==> flow/design.v <==
typedef enum logic [2:0] {
	S_IDLE,
	S_ENABLE_UART_RX,
	S_WAIT_UART_RX,
	S_M1,
	S_M2,
	S_M3
}top_state_type;
typedef enum logic [5:0] {
	S_M1_IDLE,
	S_M1_Lead_in_0,
	S_M1_Lead_in_1,
	S_M1_Lead_in_2,
	S_M1_Lead_in_3,
	S_M1_Lead_in_4,
	S_M1_Lead_in_5,
	S_M1_Lead_in_6,
	S_M1_Lead_in_7,
	S_M1_Lead_in_8,
	S_M1_Loop_0,
	S_M1_Loop_1,
	S_M1_Loop_2,
	S_M1_Loop_3,
	S_M1_Loop_4,
	S_M1_Loop_5,
	S_M1_Loop_6,
	S_M1_Loop_7,
	S_M1_Loop_8,
	S_M1_Loop_9,
	S_M1_Loop_10,
	S_M1_Loop_11,
	S_M1_Loop_12,
	S_M1_Loop_13,
	S_M1_Loop_14,
	S_M1_Loop_15,
	S_M1_Lead_out_0,
	S_M1_Lead_out_1,
	S_M1_Lead_out_2,
	S_M1_Lead_out_3,
	S_M1_Lead_out_4,
	S_M1_Lead_out_5,
	S_M1_Lead_out_6,
	S_M1_Lead_out_7,
	S_M1_Lead_out_8,
	S_M1_Lead_out_9,
	S_M1_Lead_out_10,
	S_M1_Lead_out_11,
	S_M1_Lead_out_12,
	S_M1_Lead_out_13,
	S_M1_Lead_out_14,
	S_M1_Lead_out_15,
	S_M1_Lead_out_16,
	S_M1_Lead_out_17,
	S_M1_Lead_out_18,
	S_M1_Lead_out_19,
	S_M1_Lead_out_20,
	S_M1_Lead_out_21,
	S_M1_Lead_out_22,
	S_M1_Lead_out_23,
	S_M1_Lead_out_24,
	S_M1_Lead_out_25,
	S_M1_Lead_out_26,
	S_M1_Lead_out_27,
	S_M1_Lead_out_28,
	S_M1_Lead_out_29,
	S_M1_1,
	S_M1_DONE
}M1_state_type;
typedef enum logic [2:0] {
	S_M2_IDLE,
	S_M2_1,
	S_M2_DONE
}M2_state_type;
typedef enum logic [2:0] {
	S_M3_IDLE,
	S_M3_1,
	S_M3_DONE
}M3_state_type;
typedef enum logic [1:0] {
	S_RXC_IDLE,
	S_RXC_SYNC,
	S_RXC_ASSEMBLE_DATA,
	S_RXC_STOP_BIT
} RX_Controller_state_type;
typedef enum logic [2:0] {
	S_US_IDLE,
	S_US_STRIP_FILE_HEADER_1,
	S_US_STRIP_FILE_HEADER_2,
	S_US_START_FIRST_BYTE_RECEIVE,
	S_US_WRITE_FIRST_BYTE,
	S_US_START_SECOND_BYTE_RECEIVE,
	S_US_WRITE_SECOND_BYTE
} UART_SRAM_state_type;
typedef enum logic [3:0] {
	S_VS_WAIT_NEW_PIXEL_ROW,
	S_VS_NEW_PIXEL_ROW_DELAY_1,
	S_VS_NEW_PIXEL_ROW_DELAY_2,
	S_VS_NEW_PIXEL_ROW_DELAY_3,
	S_VS_NEW_PIXEL_ROW_DELAY_4,
	S_VS_NEW_PIXEL_ROW_DELAY_5,
	S_VS_FETCH_PIXEL_DATA_0,
	S_VS_FETCH_PIXEL_DATA_1,
	S_VS_FETCH_PIXEL_DATA_2,
	S_VS_FETCH_PIXEL_DATA_3
} VGA_SRAM_state_type;
`timescale 1ns/100ps
`default_nettype none
module M1 (
    input logic CLOCK_50_I,                    
    input logic resetn,                        
    input logic M1_start,
    output logic M1_done,
    input logic [15:0] M1_SRAM_read_data,
    output logic [15:0] M1_SRAM_write_data,
    output logic [17:0] M1_SRAM_address,
    output logic M1_SRAM_we_n,
    output logic [31:0] M1_mult_1_in1,
    output logic [31:0] M1_mult_1_in2,
    output logic [31:0] M1_mult_2_in1,
    output logic [31:0] M1_mult_2_in2,
    output logic [31:0] M1_mult_3_in1,
    output logic [31:0] M1_mult_3_in2,
    input logic [63:0] M1_mult_res_1,
    input logic [63:0] M1_mult_res_2,
    input logic [63:0] M1_mult_res_3
);
M1_state_type top_state;
parameter Y_base_address = 18'd0,
            U_base_address = 18'd38400,
             V_base_address = 18'd57600,
             RGB_base_address = 18'd146944,
        R_rem = 32'd14608704,
        G_rem = 32'd8879296,
        B_rem = 32'd18148672,
        Y_coe = 18'd76284,
        R_U_coe = 18'd0,
        R_V_coe = 18'd104595,
        G_U_coe = 18'd25624,
        G_V_coe = 18'd53281,
        B_U_coe = 18'd132251,
        B_V_coe = 18'd0,
        UV_5_coe = 18'd21,
        UV_3_coe = 18'd52,
        UV_1_coe = 18'd159,
        UV_rem = 18'd128;
logic [31:0] mult_op_1, mult_op_2, mult_op_3, mult_op_4, mult_op_5, mult_op_6;
logic [63:0] mult_res_1, mult_res_2, mult_res_3;
assign M1_mult_1_in1 = mult_op_1;
assign M1_mult_1_in2 = mult_op_2;
assign M1_mult_2_in1 = mult_op_3;
assign M1_mult_2_in2 = mult_op_4;
assign M1_mult_3_in1 = mult_op_5;
assign M1_mult_3_in2 = mult_op_6;
assign mult_res_1 = M1_mult_res_1;
assign mult_res_2 = M1_mult_res_2;
assign mult_res_3 = M1_mult_res_3;
logic [17:0] Y_counter;
logic [17:0] U_V_counter;
logic [17:0] RGB_counter;
logic [7:0] line_counter;
logic [15:0] Y_data;  
logic [7:0] U_prime_data;  
logic [7:0] U_buffer;  
logic [7:0] U_jplus5_data;
logic [7:0] U_jplus3_data;
logic [7:0] U_jplus1_data;
logic [7:0] U_jminus1_data;
logic [7:0] U_jminus3_data;
logic [7:0] U_jminus5_data;
logic [7:0] V_prime_data;  
logic [7:0] V_buffer;  
logic [7:0] V_jplus5_data;
logic [7:0] V_jplus3_data;
logic [7:0] V_jplus1_data;
logic [7:0] V_jminus1_data;
logic [7:0] V_jminus3_data;
logic [7:0] V_jminus5_data;
logic [63:0] R_data;  
logic [63:0] G_data;  
logic [63:0] B_data;  
logic start_buf;
always @(posedge CLOCK_50_I or negedge resetn) begin
    if (~resetn) begin
        top_state <= S_M1_IDLE;
        start_buf <= 1'b0;
        M1_done <= 1'b0;
        mult_op_1 <= 32'd0;
        mult_op_2 <= 32'd0;
        mult_op_3 <= 32'd0;
        mult_op_4 <= 32'd0;
        mult_op_5 <= 32'd0;
        mult_op_6 <= 32'd0;
        Y_counter <= 18'd0;
        U_V_counter <= 18'd0;
        RGB_counter <= 18'd0;
        Y_data <= 16'd0;
        U_prime_data <= 8'd0;
        U_buffer <= 8'd0;
        U_jplus5_data <= 8'd0;
        U_jplus3_data <= 8'd0;
        U_jplus1_data <= 8'd0;
        U_jminus1_data <= 8'd0;
        U_jminus3_data <= 8'd0;
        U_jminus5_data <= 8'd0;
        V_prime_data <= 8'd0;
        V_buffer <= 8'd0;
        V_jplus5_data <= 8'd0;
        V_jplus3_data <= 8'd0;
        V_jplus1_data <= 8'd0;
        V_jminus1_data <= 8'd0;
        V_jminus3_data <= 8'd0;
        V_jminus5_data <= 8'd0;
        R_data <= 8'd0;
        G_data <= 8'd0;
        B_data <= 8'd0;
        M1_SRAM_address <= 18'd0;
        M1_SRAM_write_data <= 16'd0;
        M1_SRAM_we_n <= 1'b1;
    end else begin
			start_buf <= M1_start;
        case (top_state)
        S_M1_IDLE: begin
            if(M1_start && ~start_buf) begin
              M1_SRAM_address <= Y_base_address + Y_counter;
                top_state <= S_M1_Lead_in_0;
            end
        end
        S_M1_Lead_in_0: begin
            M1_SRAM_address <= U_base_address + U_V_counter;
            M1_SRAM_we_n <= 1'b1;
            top_state <= S_M1_Lead_in_1;
        end
        S_M1_Lead_in_1: begin
            M1_SRAM_address <= V_base_address + U_V_counter;
            U_V_counter <= U_V_counter + 18'd1;
            top_state <= S_M1_Lead_in_2;
        end
        S_M1_Lead_in_2: begin
            M1_SRAM_address <= U_base_address + U_V_counter;
            Y_data <= M1_SRAM_read_data;  
            top_state <= S_M1_Lead_in_3;
        end
        S_M1_Lead_in_3: begin
            M1_SRAM_address <= V_base_address + U_V_counter;
            U_prime_data <= M1_SRAM_read_data[15:8];  
            U_jplus1_data <= M1_SRAM_read_data[7:0];  
            U_jminus1_data <= M1_SRAM_read_data[15:8];  
            U_jminus3_data <= M1_SRAM_read_data[15:8];  
            U_jminus5_data <= M1_SRAM_read_data[15:8];  
            top_state <= S_M1_Lead_in_4;
        end
        S_M1_Lead_in_4: begin
            V_prime_data <= M1_SRAM_read_data[15:8];  
            V_jplus1_data <= M1_SRAM_read_data[7:0];  
            V_jminus1_data <= M1_SRAM_read_data[15:8];  
            V_jminus3_data <= M1_SRAM_read_data[15:8];  
            V_jminus5_data <= M1_SRAM_read_data[15:8];  
            mult_op_1 <= Y_coe;
            mult_op_2 <= Y_data[15:8];
            mult_op_3 <= R_U_coe;
            mult_op_4 <= U_prime_data;
            mult_op_5 <= R_V_coe;
            mult_op_6 <= M1_SRAM_read_data[15:8];
            top_state <= S_M1_Lead_in_5;
        end
        S_M1_Lead_in_5: begin
            U_jplus5_data <= M1_SRAM_read_data[7:0];  
            U_jplus3_data <= M1_SRAM_read_data[15:8];  
            R_data <= (mult_res_1 + mult_res_3 - R_rem);
            mult_op_3 <= G_U_coe;
            mult_op_5 <= G_V_coe;
            top_state <= S_M1_Lead_in_6;
        end
        S_M1_Lead_in_6: begin
            V_jplus5_data <= M1_SRAM_read_data[7:0];  
            V_jplus3_data <= M1_SRAM_read_data[15:8];  
            G_data <= (mult_res_1 - mult_res_2 - mult_res_3 + G_rem);
            mult_op_3 <= B_U_coe;
            mult_op_5 <= B_V_coe;
        if (RGB_counter != 18'd0) RGB_counter <= RGB_counter + 18'd1;
            top_state <= S_M1_Lead_in_7;
        end
        S_M1_Lead_in_7: begin
            M1_SRAM_address <= RGB_base_address + RGB_counter;
            M1_SRAM_we_n <= 1'b0;
            M1_SRAM_write_data[15:8] <= (R_data[31] == 1'b1)?8'b0:((|R_data[30:24])?8'd255:R_data[23:16]);
            M1_SRAM_write_data[7:0] <= (G_data[31] == 1'b1)?8'b0:((|G_data[30:24])?8'd255:G_data[23:16]);;
            B_data <= (mult_res_1 + mult_res_2 - B_rem);
            mult_op_1 <= UV_5_coe;
            mult_op_2 <= U_jplus5_data + U_jminus5_data;
            mult_op_3 <= UV_3_coe;
            mult_op_4 <= U_jplus3_data + U_jminus3_data;
            mult_op_5 <= UV_1_coe;
            mult_op_6 <= U_jplus1_data + U_jminus1_data;
            Y_counter <= Y_counter + 18'd1;
            top_state <= S_M1_Lead_in_8;
        end
        S_M1_Lead_in_8: begin
            M1_SRAM_address <= Y_base_address + Y_counter;
            M1_SRAM_we_n <= 1'b1;
            U_prime_data <= (mult_res_1 - mult_res_2 + mult_res_3 + UV_rem) >> 8;
            mult_op_1 <= UV_5_coe;
            mult_op_2 <= V_jplus5_data + V_jminus5_data;
            mult_op_3 <= UV_3_coe;
            mult_op_4 <= V_jplus3_data + V_jminus3_data;
            mult_op_5 <= UV_1_coe;
            mult_op_6 <= V_jplus1_data + V_jminus1_data;
            U_V_counter <= U_V_counter + 18'd1;
            top_state <= S_M1_Loop_0;
        end
        S_M1_Loop_0: begin
            M1_SRAM_address <= U_base_address + U_V_counter;
            V_prime_data <= (mult_res_1 - mult_res_2 + mult_res_3 + UV_rem) >> 8;
            mult_op_1 <= Y_coe;
            mult_op_2 <= Y_data[7:0];
            mult_op_3 <= R_U_coe;
            mult_op_4 <= U_prime_data;
            mult_op_5 <= R_V_coe;
            mult_op_6 <= (mult_res_1 - mult_res_2 + mult_res_3 + UV_rem) >> 8;
            top_state <= S_M1_Loop_1;
        end
        S_M1_Loop_1: begin
            M1_SRAM_address <= V_base_address + U_V_counter;
            R_data <= (mult_res_1 + mult_res_3 - R_rem);
            mult_op_3 <= G_U_coe;
            mult_op_5 <= G_V_coe;
            RGB_counter <= RGB_counter + 18'd1;
            top_state <= S_M1_Loop_2;
        end
        S_M1_Loop_2: begin
            M1_SRAM_address <= RGB_base_address + RGB_counter;
            Y_data <= M1_SRAM_read_data;  
            M1_SRAM_we_n <= 1'b0;
            M1_SRAM_write_data[15:8] <= (B_data[31] == 1'b1)?8'b0:((|B_data[30:24])?8'd255:B_data[23:16]);;
            M1_SRAM_write_data[7:0] <= (R_data[31] == 1'b1)?8'b0:((|R_data[30:24])?8'd255:R_data[23:16]);;
            U_prime_data <= U_jplus1_data;
            G_data <= (mult_res_1 - mult_res_2 - mult_res_3 + G_rem);
            mult_op_3 <= B_U_coe;
            mult_op_5 <= B_V_coe;
            top_state <= S_M1_Loop_3;
        end
        S_M1_Loop_3: begin
            M1_SRAM_we_n <= 1'b1;
            U_buffer <= M1_SRAM_read_data[7:0];  
            U_jplus5_data <= M1_SRAM_read_data[15:8];  
            U_jplus3_data <= U_jplus5_data;  
            U_jplus1_data <= U_jplus3_data;  
            U_jminus1_data <= U_jplus1_data;  
            U_jminus3_data <= U_jminus1_data;
            U_jminus5_data <= U_jminus3_data;
            V_prime_data <= V_jplus1_data;
            B_data <= (mult_res_1 + mult_res_2 - B_rem);
            mult_op_1 <= Y_coe;
            mult_op_2 <= Y_data[15:8];
            mult_op_3 <= R_U_coe;
            mult_op_4 <= U_prime_data;
            mult_op_5 <= R_V_coe;
            mult_op_6 <= V_jplus1_data;
            RGB_counter <= RGB_counter + 18'd1;
            top_state <= S_M1_Loop_4;
        end
        S_M1_Loop_4: begin
            M1_SRAM_address <= RGB_base_address + RGB_counter;
            M1_SRAM_we_n <= 1'b0;
            M1_SRAM_write_data[15:8] <= (G_data[31] == 1'b1)?8'b0:((|G_data[30:24])?8'd255:G_data[23:16]);;
            M1_SRAM_write_data[7:0] <= (B_data[31] == 1'b1)?8'b0:((|B_data[30:24])?8'd255:B_data[23:16]);;
            V_buffer <= M1_SRAM_read_data[7:0];  
            V_jplus5_data <= M1_SRAM_read_data[15:8];  
            V_jplus3_data <= V_jplus5_data;  
            V_jplus1_data <= V_jplus3_data;  
            V_jminus1_data <= V_jplus1_data;  
            V_jminus3_data <= V_jminus1_data;
            V_jminus5_data <= V_jminus3_data;
            R_data <= (mult_res_1 + mult_res_3 - R_rem);
            mult_op_3 <= G_U_coe;
            mult_op_5 <= G_V_coe;
            top_state <= S_M1_Loop_5;
        end
        S_M1_Loop_5: begin
            M1_SRAM_we_n <= 1'b1;
            G_data <= (mult_res_1 - mult_res_2 - mult_res_3 + G_rem);
            mult_op_3 <= B_U_coe;
            mult_op_5 <= B_V_coe;
            RGB_counter <= RGB_counter + 18'd1;
            top_state <= S_M1_Loop_6;
        end
        S_M1_Loop_6: begin
            M1_SRAM_address <= RGB_base_address + RGB_counter;
            M1_SRAM_we_n <= 1'b0;
            M1_SRAM_write_data[15:8] <= (R_data[31] == 1'b1)?8'b0:((|R_data[30:24])?8'd255:R_data[23:16]);;
            M1_SRAM_write_data[7:0] <= (G_data[31] == 1'b1)?8'b0:((|G_data[30:24])?8'd255:G_data[23:16]);;
            B_data <= (mult_res_1 + mult_res_2 - B_rem);
            mult_op_1 <= UV_5_coe;
            mult_op_2 <= U_jplus5_data + U_jminus5_data;
            mult_op_3 <= UV_3_coe;
            mult_op_4 <= U_jplus3_data + U_jminus3_data;
            mult_op_5 <= UV_1_coe;
            mult_op_6 <= U_jplus1_data + U_jminus1_data;
            Y_counter <= Y_counter + 18'd1;
            top_state <= S_M1_Loop_7;
        end
        S_M1_Loop_7: begin
            M1_SRAM_address <= Y_base_address + Y_counter;
            M1_SRAM_we_n <= 1'b1;
            U_prime_data <= (mult_res_1 - mult_res_2 + mult_res_3 + UV_rem) >> 8;
            mult_op_2 <= V_jplus5_data + V_jminus5_data;
            mult_op_4 <= V_jplus3_data + V_jminus3_data;
            mult_op_6 <= V_jplus1_data + V_jminus1_data;
            top_state <= S_M1_Loop_8;
        end
        S_M1_Loop_8: begin
            V_prime_data <= (mult_res_1 - mult_res_2 + mult_res_3 + UV_rem) >> 8;
            mult_op_1 <= Y_coe;
            mult_op_2 <= Y_data[7:0];
            mult_op_3 <= R_U_coe;
            mult_op_4 <= U_prime_data;
            mult_op_5 <= R_V_coe;
            mult_op_6 <= (mult_res_1 - mult_res_2 + mult_res_3 + UV_rem) >> 8;
            top_state <= S_M1_Loop_9;
        end
        S_M1_Loop_9: begin
            R_data <= (mult_res_1 + mult_res_3 - R_rem);
            mult_op_3 <= G_U_coe;
            mult_op_5 <= G_V_coe;
            RGB_counter <= RGB_counter + 18'd1;
            top_state <= S_M1_Loop_10;
        end
        S_M1_Loop_10: begin
            M1_SRAM_address <= RGB_base_address + RGB_counter;
            Y_data <= M1_SRAM_read_data;  
            M1_SRAM_we_n <= 1'b0;
            M1_SRAM_write_data[15:8] <= (B_data[31] == 1'b1)?8'b0:((|B_data[30:24])?8'd255:B_data[23:16]);;
            M1_SRAM_write_data[7:0] <= (R_data[31] == 1'b1)?8'b0:((|R_data[30:24])?8'd255:R_data[23:16]);;
            U_prime_data <= U_jplus1_data;
            G_data <= (mult_res_1 - mult_res_2 - mult_res_3 + G_rem);
            mult_op_3 <= B_U_coe;
            mult_op_5 <= B_V_coe;
            top_state <= S_M1_Loop_11;
        end
        S_M1_Loop_11: begin
            M1_SRAM_we_n <= 1'b1;
            U_jplus5_data <= U_buffer;
            U_jplus3_data <= U_jplus5_data;  
            U_jplus1_data <= U_jplus3_data;  
            U_jminus1_data <= U_jplus1_data;  
            U_jminus3_data <= U_jminus1_data;
            U_jminus5_data <= U_jminus3_data;
            V_prime_data <= V_jplus1_data;
            B_data <= (mult_res_1 + mult_res_2 - B_rem);
            mult_op_1 <= Y_coe;
            mult_op_2 <= Y_data[15:8];
            mult_op_3 <= R_U_coe;
            mult_op_4 <= U_prime_data;
            mult_op_5 <= R_V_coe;
            mult_op_6 <= V_jplus1_data;
            RGB_counter <= RGB_counter + 18'd1;
            top_state <= S_M1_Loop_12;
        end
        S_M1_Loop_12: begin
            M1_SRAM_address <= RGB_base_address + RGB_counter;
            M1_SRAM_we_n <= 1'b0;
            M1_SRAM_write_data[15:8] <= (G_data[31] == 1'b1)?8'b0:((|G_data[30:24])?8'd255:G_data[23:16]);;
            M1_SRAM_write_data[7:0] <= (B_data[31] == 1'b1)?8'b0:((|B_data[30:24])?8'd255:B_data[23:16]);;
            V_jplus5_data <= V_buffer;
            V_jplus3_data <= V_jplus5_data;
            V_jplus1_data <= V_jplus3_data;
            V_jminus1_data <= V_jplus1_data;
            V_jminus3_data <= V_jminus1_data;
            V_jminus5_data <= V_jminus3_data;
            R_data <= (mult_res_1 + mult_res_3 - R_rem);
            mult_op_3 <= G_U_coe;
            mult_op_5 <= G_V_coe;
            top_state <= S_M1_Loop_13;
        end
        S_M1_Loop_13: begin
            M1_SRAM_we_n <= 1'b1;
            G_data <= (mult_res_1 - mult_res_2 - mult_res_3 + G_rem);
            mult_op_3 <= B_U_coe;
            mult_op_5 <= B_V_coe;
            RGB_counter <= RGB_counter + 18'd1;
            top_state <= S_M1_Loop_14;
        end
        S_M1_Loop_14: begin
            M1_SRAM_address <= RGB_base_address + RGB_counter;
            M1_SRAM_we_n <= 1'b0;
            M1_SRAM_write_data[15:8] <= (R_data[31] == 1'b1)?8'b0:((|R_data[30:24])?8'd255:R_data[23:16]);;
            M1_SRAM_write_data[7:0] <= (G_data[31] == 1'b1)?8'b0:((|G_data[30:24])?8'd255:G_data[23:16]);;
            B_data <= (mult_res_1 + mult_res_2 - B_rem);
            mult_op_1 <= UV_5_coe;
            mult_op_2 <= U_jplus5_data + U_jminus5_data;
            mult_op_3 <= UV_3_coe;
            mult_op_4 <= U_jplus3_data + U_jminus3_data;
            mult_op_5 <= UV_1_coe;
            mult_op_6 <= U_jplus1_data + U_jminus1_data;
            Y_counter <= Y_counter + 18'd1;
            top_state <= S_M1_Loop_15;
        end
        S_M1_Loop_15: begin
            M1_SRAM_address <= Y_base_address + Y_counter;
            M1_SRAM_we_n <= 1'b1;
            U_prime_data <= (mult_res_1 - mult_res_2 + mult_res_3 + UV_rem) >> 8;
            mult_op_2 <= V_jplus5_data + V_jminus5_data;
            mult_op_4 <= V_jplus3_data + V_jminus3_data;
            mult_op_6 <= V_jplus1_data + V_jminus1_data;
            if (U_V_counter % 18'd80 == 18'd79) begin
                top_state <= S_M1_Lead_out_0;
            end else begin
                U_V_counter <= U_V_counter + 18'd1;
                top_state <= S_M1_Loop_0;
        end
        end
        S_M1_Lead_out_0: begin
                        V_prime_data <= (mult_res_1 - mult_res_2 + mult_res_3 + UV_rem) >> 8;
                        mult_op_1 <= Y_coe;
                        mult_op_2 <= Y_data[7:0];
                        mult_op_3 <= R_U_coe;
                        mult_op_4 <= U_prime_data;
                        mult_op_5 <= R_V_coe;
                        mult_op_6 <= ((mult_res_1 - mult_res_2 + mult_res_3 + UV_rem) >> 8);
            top_state <= S_M1_Lead_out_1;
        end
        S_M1_Lead_out_1: begin
                        R_data <= (mult_res_1 + mult_res_3 - R_rem);
                        mult_op_3 <= G_U_coe;
                        mult_op_5 <= G_V_coe;
                        RGB_counter <= RGB_counter + 18'd1;
            top_state <= S_M1_Lead_out_2;
        end
        S_M1_Lead_out_2: begin
                        M1_SRAM_address <= RGB_base_address + RGB_counter;
                        Y_data <= M1_SRAM_read_data;
                        M1_SRAM_we_n <= 1'b0;
                        M1_SRAM_write_data[15:8] <= (B_data[31] == 1'b1)?8'b0:((|B_data[30:24])?8'd255:B_data[23:16]);;
                        M1_SRAM_write_data[7:0] <= (R_data[31] == 1'b1)?8'b0:((|R_data[30:24])?8'd255:R_data[23:16]);;
                        U_prime_data <= U_jplus1_data;
                        G_data <= (mult_res_1 - mult_res_2 - mult_res_3 + G_rem);
                        mult_op_3 <= B_U_coe;
                        mult_op_5 <= B_V_coe;
            top_state <= S_M1_Lead_out_3;
        end
        S_M1_Lead_out_3: begin
                        M1_SRAM_we_n <= 1'b1;
                        U_jplus3_data <= U_jplus5_data;
                        U_jplus1_data <= U_jplus3_data;
                        U_jminus1_data <= U_jplus1_data;
                        U_jminus3_data <= U_jminus1_data;
                        U_jminus5_data <= U_jminus3_data;
                        V_prime_data <= V_jplus1_data;
                        B_data <= (mult_res_1 + mult_res_2 - B_rem);
                        mult_op_1 <= Y_coe;
                        mult_op_2 <= Y_data[15:8];
                        mult_op_3 <= R_U_coe;
                        mult_op_4 <= U_prime_data;
                        mult_op_5 <= R_V_coe;
                        mult_op_6 <= V_jplus1_data;
                        RGB_counter <= RGB_counter + 18'd1;
            top_state <= S_M1_Lead_out_4;
        end
        S_M1_Lead_out_4: begin
                        M1_SRAM_address <= RGB_base_address + RGB_counter;
                        M1_SRAM_we_n <= 1'b0;
                        M1_SRAM_write_data[15:8] <= (G_data[31] == 1'b1)?8'b0:((|G_data[30:24])?8'd255:G_data[23:16]);;
                        M1_SRAM_write_data[7:0] <= (B_data[31] == 1'b1)?8'b0:((|B_data[30:24])?8'd255:B_data[23:16]);;
                        V_jplus3_data <= V_jplus5_data;
                        V_jplus1_data <= V_jplus3_data;
                        V_jminus1_data <= V_jplus1_data;
                        V_jminus3_data <= V_jminus1_data;
                        V_jminus5_data <= V_jminus3_data;
                        R_data <= (mult_res_1 + mult_res_3 - R_rem);
                        mult_op_3 <= G_U_coe;
                        mult_op_5 <= G_V_coe;
            top_state <= S_M1_Lead_out_5;
        end
        S_M1_Lead_out_5: begin
                        M1_SRAM_we_n <= 1'b1;
                        G_data <= (mult_res_1 - mult_res_2 - mult_res_3 + G_rem);
                        mult_op_3 <= B_U_coe;
                        mult_op_5 <= B_V_coe;
                        RGB_counter <= RGB_counter + 18'd1;
            top_state <= S_M1_Lead_out_6;
        end
        S_M1_Lead_out_6: begin
                        M1_SRAM_address <= RGB_base_address + RGB_counter;
                        M1_SRAM_we_n <= 1'b0;
                        M1_SRAM_write_data[15:8] <= (R_data[31] == 1'b1)?8'b0:((|R_data[30:24])?8'd255:R_data[23:16]);;
                        M1_SRAM_write_data[7:0] <= (G_data[31] == 1'b1)?8'b0:((|G_data[30:24])?8'd255:G_data[23:16]);;
                        B_data <= (mult_res_1 + mult_res_2 - B_rem);
                        mult_op_1 <= UV_5_coe;
                        mult_op_2 <= U_jplus5_data + U_jminus5_data;
                        mult_op_3 <= UV_3_coe;
                        mult_op_4 <= U_jplus3_data + U_jminus3_data;
                        mult_op_5 <= UV_1_coe;
                        mult_op_6 <= U_jplus1_data + U_jminus1_data;
                        Y_counter <= Y_counter + 18'd1;
            top_state <= S_M1_Lead_out_7;
        end
        S_M1_Lead_out_7: begin
                        M1_SRAM_address <= Y_base_address + Y_counter;
                        M1_SRAM_we_n <= 1'b1;
                        U_prime_data <= (mult_res_1 - mult_res_2 + mult_res_3 + UV_rem) >> 8;
                        mult_op_2 <= V_jplus5_data + V_jminus5_data;
                        mult_op_4 <= V_jplus3_data + V_jminus3_data;
                        mult_op_6 <= V_jplus1_data + V_jminus1_data;
            top_state <= S_M1_Lead_out_8;
        end
        S_M1_Lead_out_8: begin
                        V_prime_data <= (mult_res_1 - mult_res_2 + mult_res_3 + UV_rem) >> 8;
                        mult_op_1 <= Y_coe;
                        mult_op_2 <= Y_data[7:0];
                        mult_op_3 <= R_U_coe;
                        mult_op_4 <= U_prime_data;
                        mult_op_5 <= R_V_coe;
                        mult_op_6 <= ((mult_res_1 - mult_res_2 + mult_res_3 + UV_rem) >> 8);
            top_state <= S_M1_Lead_out_9;
        end
        S_M1_Lead_out_9: begin
                        R_data <= (mult_res_1 + mult_res_3 - R_rem);
                        mult_op_3 <= G_U_coe;
                        mult_op_5 <= G_V_coe;
                        RGB_counter <= RGB_counter + 18'd1;
            top_state <= S_M1_Lead_out_10;
        end
        S_M1_Lead_out_10: begin
                        M1_SRAM_address <= RGB_base_address + RGB_counter;
                        Y_data <= M1_SRAM_read_data;
                        M1_SRAM_we_n <= 1'b0;
                        M1_SRAM_write_data[15:8] <= (B_data[31] == 1'b1)?8'b0:((|B_data[30:24])?8'd255:B_data[23:16]);;
                        M1_SRAM_write_data[7:0] <= (R_data[31] == 1'b1)?8'b0:((|R_data[30:24])?8'd255:R_data[23:16]);;
                        U_prime_data <= U_jplus1_data;
                        G_data <= (mult_res_1 - mult_res_2 - mult_res_3 + G_rem);
                        mult_op_3 <= B_U_coe;
                        mult_op_5 <= B_V_coe;
            top_state <= S_M1_Lead_out_11;
        end
        S_M1_Lead_out_11: begin
                        M1_SRAM_we_n <= 1'b1;
                        U_jplus1_data <= U_jplus3_data;
                        U_jminus1_data <= U_jplus1_data;
                        U_jminus3_data <= U_jminus1_data;
                        U_jminus5_data <= U_jminus3_data;
                        V_prime_data <= V_jplus1_data;
                        B_data <= (mult_res_1 + mult_res_2 - B_rem);
                        mult_op_1 <= Y_coe;
                        mult_op_2 <= Y_data[15:8];
                        mult_op_3 <= R_U_coe;
                        mult_op_4 <= U_prime_data;
                        mult_op_5 <= R_V_coe;
                        mult_op_6 <= V_jplus1_data;
                        RGB_counter <= RGB_counter + 18'd1;
            top_state <= S_M1_Lead_out_12;
        end
        S_M1_Lead_out_12: begin
                        M1_SRAM_address <= RGB_base_address + RGB_counter;
                        M1_SRAM_we_n <= 1'b0;
                        M1_SRAM_write_data[15:8] <= (G_data[31] == 1'b1)?8'b0:((|G_data[30:24])?8'd255:G_data[23:16]);;
                        M1_SRAM_write_data[7:0] <= (B_data[31] == 1'b1)?8'b0:((|B_data[30:24])?8'd255:B_data[23:16]);;
                        V_jplus1_data <= V_jplus3_data;
                        V_jminus1_data <= V_jplus1_data;
                        V_jminus3_data <= V_jminus1_data;
                        V_jminus5_data <= V_jminus3_data;
                        R_data <= (mult_res_1 + mult_res_3 - R_rem);
                        mult_op_3 <= G_U_coe;
                        mult_op_5 <= G_V_coe;
            top_state <= S_M1_Lead_out_13;
        end
        S_M1_Lead_out_13: begin
                        M1_SRAM_we_n <= 1'b1;
                        G_data <= (mult_res_1 - mult_res_2 - mult_res_3 + G_rem);
                        mult_op_3 <= B_U_coe;
                        mult_op_5 <= B_V_coe;
                        RGB_counter <= RGB_counter + 18'd1;
            top_state <= S_M1_Lead_out_14;
        end
        S_M1_Lead_out_14: begin
                        M1_SRAM_address <= RGB_base_address + RGB_counter;
                        M1_SRAM_we_n <= 1'b0;
                        M1_SRAM_write_data[15:8] <= (R_data[31] == 1'b1)?8'b0:((|R_data[30:24])?8'd255:R_data[23:16]);;
                        M1_SRAM_write_data[7:0] <= (G_data[31] == 1'b1)?8'b0:((|G_data[30:24])?8'd255:G_data[23:16]);;
                        B_data <= (mult_res_1 + mult_res_2 - B_rem);
                        mult_op_1 <= UV_5_coe;
                        mult_op_2 <= U_jplus5_data + U_jminus5_data;
                        mult_op_3 <= UV_3_coe;
                        mult_op_4 <= U_jplus3_data + U_jminus3_data;
                        mult_op_5 <= UV_1_coe;
                        mult_op_6 <= U_jplus1_data + U_jminus1_data;
                        Y_counter <= Y_counter + 18'd1;
            top_state <= S_M1_Lead_out_15;
        end
        S_M1_Lead_out_15: begin
                        M1_SRAM_address <= Y_base_address + Y_counter;
                        M1_SRAM_we_n <= 1'b1;
                        U_prime_data <= (mult_res_1 - mult_res_2 + mult_res_3 + UV_rem) >> 8;
                        mult_op_2 <= V_jplus5_data + V_jminus5_data;
                        mult_op_4 <= V_jplus3_data + V_jminus3_data;
                        mult_op_6 <= V_jplus1_data + V_jminus1_data;
            top_state <= S_M1_Lead_out_16;
        end
        S_M1_Lead_out_16: begin
                        V_prime_data <= (mult_res_1 - mult_res_2 + mult_res_3 + UV_rem) >> 8;
                        mult_op_1 <= Y_coe;
                        mult_op_2 <= Y_data[7:0];
                        mult_op_3 <= R_U_coe;
                        mult_op_4 <= U_prime_data;
                        mult_op_5 <= R_V_coe;
                        mult_op_6 <= ((mult_res_1 - mult_res_2 + mult_res_3 + UV_rem) >> 8);
            top_state <= S_M1_Lead_out_17;
        end
        S_M1_Lead_out_17: begin
                        R_data <= (mult_res_1 + mult_res_3 - R_rem);
                        mult_op_3 <= G_U_coe;
                        mult_op_5 <= G_V_coe;
                        RGB_counter <= RGB_counter + 18'd1;
            top_state <= S_M1_Lead_out_18;
        end
        S_M1_Lead_out_18: begin
                        M1_SRAM_address <= RGB_base_address + RGB_counter;
                        Y_data <= M1_SRAM_read_data;
                        M1_SRAM_we_n <= 1'b0;
                        M1_SRAM_write_data[15:8] <= (B_data[31] == 1'b1)?8'b0:((|B_data[30:24])?8'd255:B_data[23:16]);;
                        M1_SRAM_write_data[7:0] <= (R_data[31] == 1'b1)?8'b0:((|R_data[30:24])?8'd255:R_data[23:16]);;
                        U_prime_data <= U_jplus1_data;
                        G_data <= (mult_res_1 - mult_res_2 - mult_res_3 + G_rem);
                        mult_op_3 <= B_U_coe;
                        mult_op_5 <= B_V_coe;
            top_state <= S_M1_Lead_out_19;
        end
        S_M1_Lead_out_19: begin
                        M1_SRAM_we_n <= 1'b1;
                        U_jminus1_data <= U_jplus1_data;
                        U_jminus3_data <= U_jminus1_data;
                        U_jminus5_data <= U_jminus3_data;
                        V_prime_data <= V_jplus1_data;
                        B_data <= (mult_res_1 + mult_res_2 - B_rem);
                        mult_op_1 <= Y_coe;
                        mult_op_2 <= Y_data[15:8];
                        mult_op_3 <= R_U_coe;
                        mult_op_4 <= U_prime_data;
                        mult_op_5 <= R_V_coe;
                        mult_op_6 <= V_jplus1_data;
                        RGB_counter <= RGB_counter + 18'd1;
            top_state <= S_M1_Lead_out_20;
        end
        S_M1_Lead_out_20: begin
                        M1_SRAM_address <= RGB_base_address + RGB_counter;
                        M1_SRAM_we_n <= 1'b0;
                        M1_SRAM_write_data[15:8] <= (G_data[31] == 1'b1)?8'b0:((|G_data[30:24])?8'd255:G_data[23:16]);;
                        M1_SRAM_write_data[7:0] <= (B_data[31] == 1'b1)?8'b0:((|B_data[30:24])?8'd255:B_data[23:16]);;
                        V_jminus1_data <= V_jplus1_data;
                        V_jminus3_data <= V_jminus1_data;
                        V_jminus5_data <= V_jminus3_data;
                        R_data <= (mult_res_1 + mult_res_3 - R_rem);
                        mult_op_3 <= G_U_coe;
                        mult_op_5 <= G_V_coe;
            top_state <= S_M1_Lead_out_21;
        end
        S_M1_Lead_out_21: begin
                        M1_SRAM_we_n <= 1'b1;
                        G_data <= (mult_res_1 - mult_res_2 - mult_res_3 + G_rem);
                        mult_op_3 <= B_U_coe;
                        mult_op_5 <= B_V_coe;
                        RGB_counter <= RGB_counter + 18'd1;
            top_state <= S_M1_Lead_out_22;
        end
        S_M1_Lead_out_22: begin
                        M1_SRAM_address <= RGB_base_address + RGB_counter;
                        M1_SRAM_we_n <= 1'b0;
                        M1_SRAM_write_data[15:8] <= (R_data[31] == 1'b1)?8'b0:((|R_data[30:24])?8'd255:R_data[23:16]);;
                        M1_SRAM_write_data[7:0] <= (G_data[31] == 1'b1)?8'b0:((|G_data[30:24])?8'd255:G_data[23:16]);;
                        B_data <= (mult_res_1 + mult_res_2 - B_rem);
                        mult_op_1 <= UV_5_coe;
                        mult_op_2 <= U_jplus5_data + U_jminus5_data;
                        mult_op_3 <= UV_3_coe;
                        mult_op_4 <= U_jplus3_data + U_jminus3_data;
                        mult_op_5 <= UV_1_coe;
                        mult_op_6 <= U_jplus1_data + U_jminus1_data;
            top_state <= S_M1_Lead_out_23;
        end
        S_M1_Lead_out_23: begin
                        M1_SRAM_we_n <= 1'b1;
                        U_prime_data <= (mult_res_1 - mult_res_2 + mult_res_3 + UV_rem) >> 8;
                        mult_op_2 <= V_jplus5_data + V_jminus5_data;
                        mult_op_4 <= V_jplus3_data + V_jminus3_data;
                        mult_op_6 <= V_jplus1_data + V_jminus1_data;
            top_state <= S_M1_Lead_out_24;
        end
        S_M1_Lead_out_24: begin
                        V_prime_data <= (mult_res_1 - mult_res_2 + mult_res_3 + UV_rem) >> 8;
                        mult_op_1 <= Y_coe;
                        mult_op_2 <= Y_data[7:0];
                        mult_op_3 <= R_U_coe;
                        mult_op_4 <= U_prime_data;
                        mult_op_5 <= R_V_coe;
                        mult_op_6 <= ((mult_res_1 - mult_res_2 + mult_res_3 + UV_rem) >> 8);
            top_state <= S_M1_Lead_out_25;
        end
        S_M1_Lead_out_25: begin
                        R_data <= (mult_res_1 + mult_res_3 - R_rem);
                        mult_op_3 <= G_U_coe;
                        mult_op_5 <= G_V_coe;
                        RGB_counter <= RGB_counter + 18'd1;
            top_state <= S_M1_Lead_out_26;
        end
        S_M1_Lead_out_26: begin
                        M1_SRAM_address <= RGB_base_address + RGB_counter;
                        M1_SRAM_we_n <= 1'b0;
                        M1_SRAM_write_data[15:8] <= (B_data[31] == 1'b1)?8'b0:((|B_data[30:24])?8'd255:B_data[23:16]);;
                        M1_SRAM_write_data[7:0] <= (R_data[31] == 1'b1)?8'b0:((|R_data[30:24])?8'd255:R_data[23:16]);;
                        G_data <= (mult_res_1 - mult_res_2 - mult_res_3 + G_rem);
                        mult_op_3 <= B_U_coe;
                        mult_op_5 <= B_V_coe;
            top_state <= S_M1_Lead_out_27;
        end
        S_M1_Lead_out_27: begin
                        M1_SRAM_we_n <= 1'b1;
                        B_data <= (mult_res_1 + M1_mult_res_2 - B_rem);
                        RGB_counter <= RGB_counter + 18'd1;
            top_state <= S_M1_Lead_out_28;
        end
        S_M1_Lead_out_28: begin
                        M1_SRAM_address <= RGB_base_address + RGB_counter;
                        M1_SRAM_we_n <= 1'b0;
                        M1_SRAM_write_data[15:8] <= (G_data[31] == 1'b1)?8'b0:((|G_data[30:24])?8'd255:G_data[23:16]);;
                        M1_SRAM_write_data[7:0] <= (B_data[31] == 1'b1)?8'b0:((|B_data[30:24])?8'd255:B_data[23:16]);;
            Y_counter <= Y_counter + 18'd1;
            top_state <= S_M1_Lead_out_29;
        end
        S_M1_Lead_out_29: begin
            M1_SRAM_we_n <= 1'b1;
            M1_SRAM_address <= Y_base_address + Y_counter;
            if (Y_counter >= 18'd38399) begin
                top_state <= S_M1_1;
            end else begin
                U_V_counter <= U_V_counter + 18'd1;
                top_state <= S_M1_Lead_in_0;
            end
        end
        S_M1_1: begin
            top_state <= S_M1_DONE;
        end
        S_M1_DONE: begin
            M1_done <= 1'b1;
        end
        default: top_state <= S_M1_IDLE;
        endcase
    end
end
endmodule
`timescale 1ns/100ps
`default_nettype none
module upsample_csc (
    input  logic        clk,
    input  logic        resetn,
    input  logic        start,
    output logic        done,
    input  logic [15:0] sram_read_data,
    output logic [15:0] sram_write_data,
    output logic [17:0] sram_address,
    output logic        sram_we_n
);
logic [31:0] mult_1_in1, mult_1_in2;
logic [31:0] mult_2_in1, mult_2_in2;
logic [31:0] mult_3_in1, mult_3_in2;
logic [63:0] mult_1_res, mult_2_res, mult_3_res;
assign mult_1_res = mult_1_in1 * mult_1_in2;
assign mult_2_res = mult_2_in1 * mult_2_in2;
assign mult_3_res = mult_3_in1 * mult_3_in2;
M1 M1_unit (
    .CLOCK_50_I(clk),
    .resetn(resetn),
    .M1_start(start),
    .M1_done(done),
    .M1_SRAM_read_data(sram_read_data),
    .M1_SRAM_write_data(sram_write_data),
    .M1_SRAM_address(sram_address),
    .M1_SRAM_we_n(sram_we_n),
    .M1_mult_1_in1(mult_1_in1),
    .M1_mult_1_in2(mult_1_in2),
    .M1_mult_2_in1(mult_2_in1),
    .M1_mult_2_in2(mult_2_in2),
    .M1_mult_3_in1(mult_3_in1),
    .M1_mult_3_in2(mult_3_in2),
    .M1_mult_res_1(mult_1_res),
    .M1_mult_res_2(mult_2_res),
    .M1_mult_res_3(mult_3_res)
);
endmodule
Tool chain data of upsample_csc
Tool output for the design above, in the order of the flow.
Line numbers count from 1 in the design file above.
Cell names lack the library's common part.
A cell with - has no value.
- top module: upsample_csc
- clock input: clk
- cell library: sky130hd
- corner: tt_025C_1v80

After elaboration
Yosys after proc, flatten, opt, wreduce and memory -nomap, before mapping. Memory bits, and registers merged into a memory's read port (data or address), are not among the register bits. Print and check cells are not counted.
- noted div/mod/pow operators: 1
- noted mux-type cells: 39
- noted magnitude comparators: 1
- add/sub/neg operators at 21
- multiply operators: 3
- bitwise operators at 2
- noted reduce/logical cells: 56
- noted equal/unequal tests: 62
- operator list (kind ; number):
    multiplier 32 x 32 -> 40 bit ; 3
    case mux 32 bit (select 4 bit) ; 3
    case mux 6 bit (select 58 bit) ; 1
    case mux 32 bit (select 5 bit) ; 1
    case mux 8 bit (select 2 bit) ; 10
    == test 6 bit with constant B ; 26
    modulo 18 x 7 -> 18 bit with constant B ; 1
    case mux 8 bit (select 3 bit) ; 5
    == test 6 x 5 -> 1 bit with constant B ; 16
    case mux 32 bit (select 3 bit) ; 1
    case mux 18 bit (select 5 bit) ; 1
    2-to-1 mux 18 bit ; 4
    adder 32 bit ; 2
    case mux 32 bit (select 2 bit) ; 1
    adder 18 x 1 -> 18 bit with constant B ; 3
    OR reduction 6 bit ; 9
    adder 8 x 8 -> 9 bit ; 6
    case mux 18 bit (select 3 bit) ; 1
    OR reduction 12 bit ; 4
    == test 6 x 4 -> 1 bit with constant B ; 8
    2-to-1 mux 8 bit ; 6
    adder 40 bit ; 1
    subtractor 40 bit ; 1
    adder 40 x 8 -> 40 bit with constant B ; 1
    adder 16 x 18 -> 18 bit with constant A ; 2
    nonzero test 18 bit ; 2
    case mux 18 bit (select 2 bit) ; 1
    adder 32 x 24 -> 32 bit with constant B ; 1
Other operator kinds: 31; their cells: 64.
- output and inout bits: 36
- bits in registers: 521
- noted input bits: 19
- noted word-level cells: 219

Longest topological paths
Yosys ltp: most cells in a row. Word level: on the elaborated netlist, between registers, memories and ports. Mapped: between sequential cells and ports; inverters and the memories' decode and read muxes count.
- word-level depth at 5
- ABC_AREA at 1
- mapped depth: 73
- depth with buffers taken out at 71

Netlist
The flow's flattened synthesis, as Yosys stat reports it; memories are mapped. The netlist is that of the ABC_AREA named above (0 if unset); the other value can give another one.
Totals and module areas in this step are rounded.
- buffers at 115
- chip area (Yosys): 47700 µm²
- flip-flops: 343
- noted cells in the netlist: 6020
- cells by type (cell type ; number ; total area (µm²)):
    ha_1 ; 881 ; 1.1E+04
    dfrtp_1 ; 342 ; 8.56E+03
    fa_1 ; 373 ; 7.47E+03
    inv_1 ; 1400 ; 5255.04
    nand2_1 ; 1036 ; 3888.73
    xor2_1 ; 174 ; 1.52E+03
    a21oi_1 ; 283 ; 1.42E+03
    o21ai_0 ; 270 ; 1.35E+03
    nor2_1 ; 339 ; 1272.47
    nand3_1 ; 218 ; 1.09E+03
    xnor2_1 ; 55 ; 481.712
    clkbuf_1 ; 101 ; 379.114
    nand2_2 ; 44 ; 275.264
    a31oi_1 ; 41 ; 256.496
    nand3_2 ; 24 ; 240.23
    o21bai_1 ; 32 ; 240.23
    nand4_1 ; 37 ; 231.472
    nor3_1 ; 45 ; 225.216
Other cell types: 50; their cells: 325.

Timing after synthesis
Source: OpenSTA report_checks on the synthesized netlist (no wires, ideal clock, input and output delay 20% of the period each), path of least setup slack; recovery checks are left aside. Register names are those of the netlist, which keeps one name where synthesis merged equal registers.
- path type: flip-flop to flip-flop
- start point: register M1_unit.mult_op_1[13]
- end point: register M1_unit.mult_op_6[29]
- noted data required time: 10878 ps
- noted setup time: 122 ps
- noted clock period: 11000 ps
- stages at 57
- noted arrival: 9546 ps
- buffers on the path: 1
- path delay: 9668 ps
- slack at 1333 ps
- synthesis period reached at 9667 ps
"path delay" is the arrival time less input delay plus setup time.
"stages" counts driving pins, that of a launching flip-flop among them; a cell with two outputs on the path counts twice.
"synthesis period reached" = period - worst setup slack (recovery checks aside). The figure is calculated, with input and output delays left at 20% of the set period.
Between the ends stands the longest chain of elaborated cells between them, by number of cells; it is not shown to be the way that was timed. Of several equally long chains one is given.
Each line given opens the expression or statement behind the cell; cells for indexed reads and writes are added by Yosys, which also makes memories of some case tables.
At most two assigning lines are given for a register; there are more.
- path through: dfrtp_1 -> clkbuf_1 -> nand2_1 -> inv_1 -> fa_1 -> fa_1 -> fa_1 -> ha_1 -> ha_1 -> ha_1 -> ha_1 -> inv_1 -> fa_1 -> inv_1 -> ha_1 -> a21oi_1 -> o21ai_0 -> xor2_1 -> [... 21 more ...] -> nand2_1 -> nand2_1 -> nand2_1 -> nand2_1 -> nand2_1 -> nand2_1 -> nand2_1 -> nand2_1 -> nand2_1 -> nand2_1 -> nand2_1 -> nand2_1 -> a21oi_1 -> o21ai_0 -> nand2_1 -> o21ai_0 -> or2_2 -> a32o_1
- noted length of the longest elaborated chain: 5
- elaborated cells on any way between the ends: 5
- classes of those cells: add/sub: 3; mul: 1; mux: 1
- RTL lines, path after synthesis (item ; line ; RTL):
    from (decl) ; 146 ; logic [31:0] mult_op_1, mult_op_2, mult_op_3, mult_op_4, mult_op_5, mult_op_6;
    from (assign) ; 258 ; mult_op_1 <= Y_coe;
    from (assign) ; 289 ; mult_op_1 <= UV_5_coe;
    multiplier 32 x 32 -> 40 bit ; 864 ; assign mult_1_res = mult_1_in1 * mult_1_in2;
    subtractor 40 bit ; 319 ; mult_op_6 <= (mult_res_1 - mult_res_2 + mult_res_3 + UV_rem) >> 8;
    adder 40 bit ; 319 ;
    adder 40 x 8 -> 40 bit ; 319 ;
    case mux 32 bit (select 5 bit) ; 221 ; case (top_state)
    to (assign) ; 263 ; mult_op_6 <= M1_SRAM_read_data[15:8];
    to (assign) ; 294 ; mult_op_6 <= U_jplus1_data + U_jminus1_data;
    to (decl) ; 146 ;

Worst path after layout
Path of least setup slack in the final report of run 1 (OpenROAD, finished layout, wires in). Where an end is a register, its clock arrival counts in the times.
The report prints the path's times to 10 ps; the period is as set.
- path type: flip-flop to flip-flop
- start point: register M1_unit.mult_op_1[13]
- end point: register M1_unit.mult_op_6[30]
- noted arrival: 9710 ps
- noted data required time: 8340 ps
- noted clock period: 7820 ps
- slack at -1370 ps
- stages at 52
- buffers on the path: 3
- noted setup time: 110 ps
Between the ends stands the longest chain of elaborated cells between them, by number of cells; it is not shown to be the way that was timed. Of several equally long chains one is given.
At most two assigning lines are given for a register; there are more.
- path through: dfrtp_2 -> buf_4 -> buf_4 -> nand2_4 -> inv_2 -> buf_4 -> fa_1 -> ha_1 -> ha_1 -> inv_1 -> fa_1 -> inv_1 -> ha_1 -> ha_1 -> inv_1 -> fa_1 -> inv_1 -> fa_1 -> [... 16 more ...] -> a21oi_4 -> inv_2 -> nand3_4 -> o21ai_4 -> xor2_1 -> inv_1 -> ha_4 -> ha_4 -> nand2_4 -> o21ai_2 -> o21bai_4 -> nand3_4 -> nand2_4 -> a21boi_4 -> o211ai_1 -> nand2_1 -> nand2_1 -> o21ai_1
- noted length of the longest elaborated chain: 5
- elaborated cells on any way between the ends: 5
- classes of those cells: add/sub: 3; mul: 1; mux: 1
- RTL lines, path post-layout (item ; line ; RTL):
    from (decl) ; 146 ; logic [31:0] mult_op_1, mult_op_2, mult_op_3, mult_op_4, mult_op_5, mult_op_6;
    from (assign) ; 258 ; mult_op_1 <= Y_coe;
    from (assign) ; 289 ; mult_op_1 <= UV_5_coe;
    multiplier 32 x 32 -> 40 bit ; 864 ; assign mult_1_res = mult_1_in1 * mult_1_in2;
    subtractor 40 bit ; 319 ; mult_op_6 <= (mult_res_1 - mult_res_2 + mult_res_3 + UV_rem) >> 8;
    adder 40 bit ; 319 ;
    adder 40 x 8 -> 40 bit ; 319 ;
    case mux 32 bit (select 5 bit) ; 221 ; case (top_state)
    to (assign) ; 263 ; mult_op_6 <= M1_SRAM_read_data[15:8];
    to (assign) ; 294 ; mult_op_6 <= U_jplus1_data + U_jminus1_data;
    to (decl) ; 146 ;

==> results <==
Measured results for upsample_csc: 4 stored runs of the Yosys and OpenROAD flow on sky130hd. The settings differ; the order carries no meaning. The constraints put input and output delay at 20% of the set period each and load the outputs with 0.01 pF.
"clock period reached" means the clock period less the worst setup slack. The figure is calculated, with input and output delays left at 20% of the set period.
By "time of the worst setup path" is meant the share of the clock period that the worst setup path is allowed (20% is reserved at inputs, 20% at outputs), minus its slack. Clock arrival times at its registers enter into it.
"time of the worst setup path" is known to 10 ps.
The results are shown rounded.

Run 1
Settings were ABC_AREA = 1; CAP_MARGIN = 5; CELL_PAD_IN_SITES_DETAIL_PLACEMENT = 0; CELL_PAD_IN_SITES_GLOBAL_PLACEMENT = 2; CORE_MARGIN = 7; CORE_UTILIZATION = 34; CTS_CLUSTER_DIAMETER = 305; GPL_ROUTABILITY_DRIVEN = 0; HOLD_SLACK_MARGIN = -0.05; MAX_ROUTING_LAYER = met4; MIN_ROUTING_LAYER = met1; PLACE_DENSITY = 0.64; SETUP_SLACK_MARGIN = -0.72; SLEW_MARGIN = 30; TNS_END_PERCENT = 85; period_ns = 7.82
- total negative slack: -43,600 ps
- synthesis area at 47,700 µm²
- total die area: 151,000 µm²
- smallest hold slack: 477 ps
- utilization of the finished layout: 44.6%
- clock period reached at 9,192 ps
- noted the time of the worst setup path: 9,190 ps
- critical path kind: flip-flop to flip-flop
- noted the smallest setup slack: -1,370 ps
- noted the standard-cell area after layout: 62,100 µm²

Run 2
Settings were ABC_AREA = 1; CAP_MARGIN = 5; CELL_PAD_IN_SITES_DETAIL_PLACEMENT = 1; CELL_PAD_IN_SITES_GLOBAL_PLACEMENT = 0; CORE_MARGIN = 7; CORE_UTILIZATION = 18; CTS_CLUSTER_DIAMETER = 55; MIN_ROUTING_LAYER = met2; PLACE_DENSITY = 0.64; SETUP_SLACK_MARGIN = 2.06; SLEW_MARGIN = 0; period_ns = 13.2
- total negative slack: 0 ps
- synthesis area at 47,700 µm²
- total die area: 279,000 µm²
- smallest hold slack: 473 ps
- utilization of the finished layout: 20.7%
- clock period reached at 10,854 ps
- noted the time of the worst setup path: 10,850 ps
- critical path kind: flip-flop to flip-flop
- noted the smallest setup slack: 2,350 ps
- noted the standard-cell area after layout: 54,600 µm²

Run 3
Settings were ABC_AREA = 1; CAP_MARGIN = 15; CELL_PAD_IN_SITES_DETAIL_PLACEMENT = 0; CELL_PAD_IN_SITES_GLOBAL_PLACEMENT = 3; CORE_ASPECT_RATIO = 1.3; CORE_UTILIZATION = 36; CTS_CLUSTER_DIAMETER = 367; CTS_CLUSTER_SIZE = 26; GPL_TIMING_DRIVEN = 1; PLACE_DENSITY_LB_ADDON = 0.13; SETUP_SLACK_MARGIN = -1.08; SLEW_MARGIN = 40; period_ns = 11.0; CORE_MARGIN = 2
- total negative slack: 0 ps
- synthesis area at 47,700 µm²
- total die area: 135,000 µm²
- smallest hold slack: 489 ps
- utilization of the finished layout: 38.7%
- clock period reached at 10,552 ps
- noted the time of the worst setup path: 10,550 ps
- critical path kind: flip-flop to flip-flop
- noted the smallest setup slack: 448 ps
- noted the standard-cell area after layout: 51,000 µm²

Run 4
Settings were ABC_AREA = 1; CAP_MARGIN = 35; CORE_UTILIZATION = 24; CTS_CLUSTER_SIZE = 27; PLACE_DENSITY_LB_ADDON = 0.05; SLEW_MARGIN = 20; TNS_END_PERCENT = 40; period_ns = 8.88; CORE_MARGIN = 2
- total negative slack: -5,820 ps
- synthesis area at 47,700 µm²
- total die area: 202,000 µm²
- smallest hold slack: 476 ps
- utilization of the finished layout: 30.8%
- clock period reached at 9,325 ps
- noted the time of the worst setup path: 9,330 ps
- critical path kind: flip-flop to flip-flop
- noted the smallest setup slack: -445 ps
- noted the standard-cell area after layout: 60,900 µm²
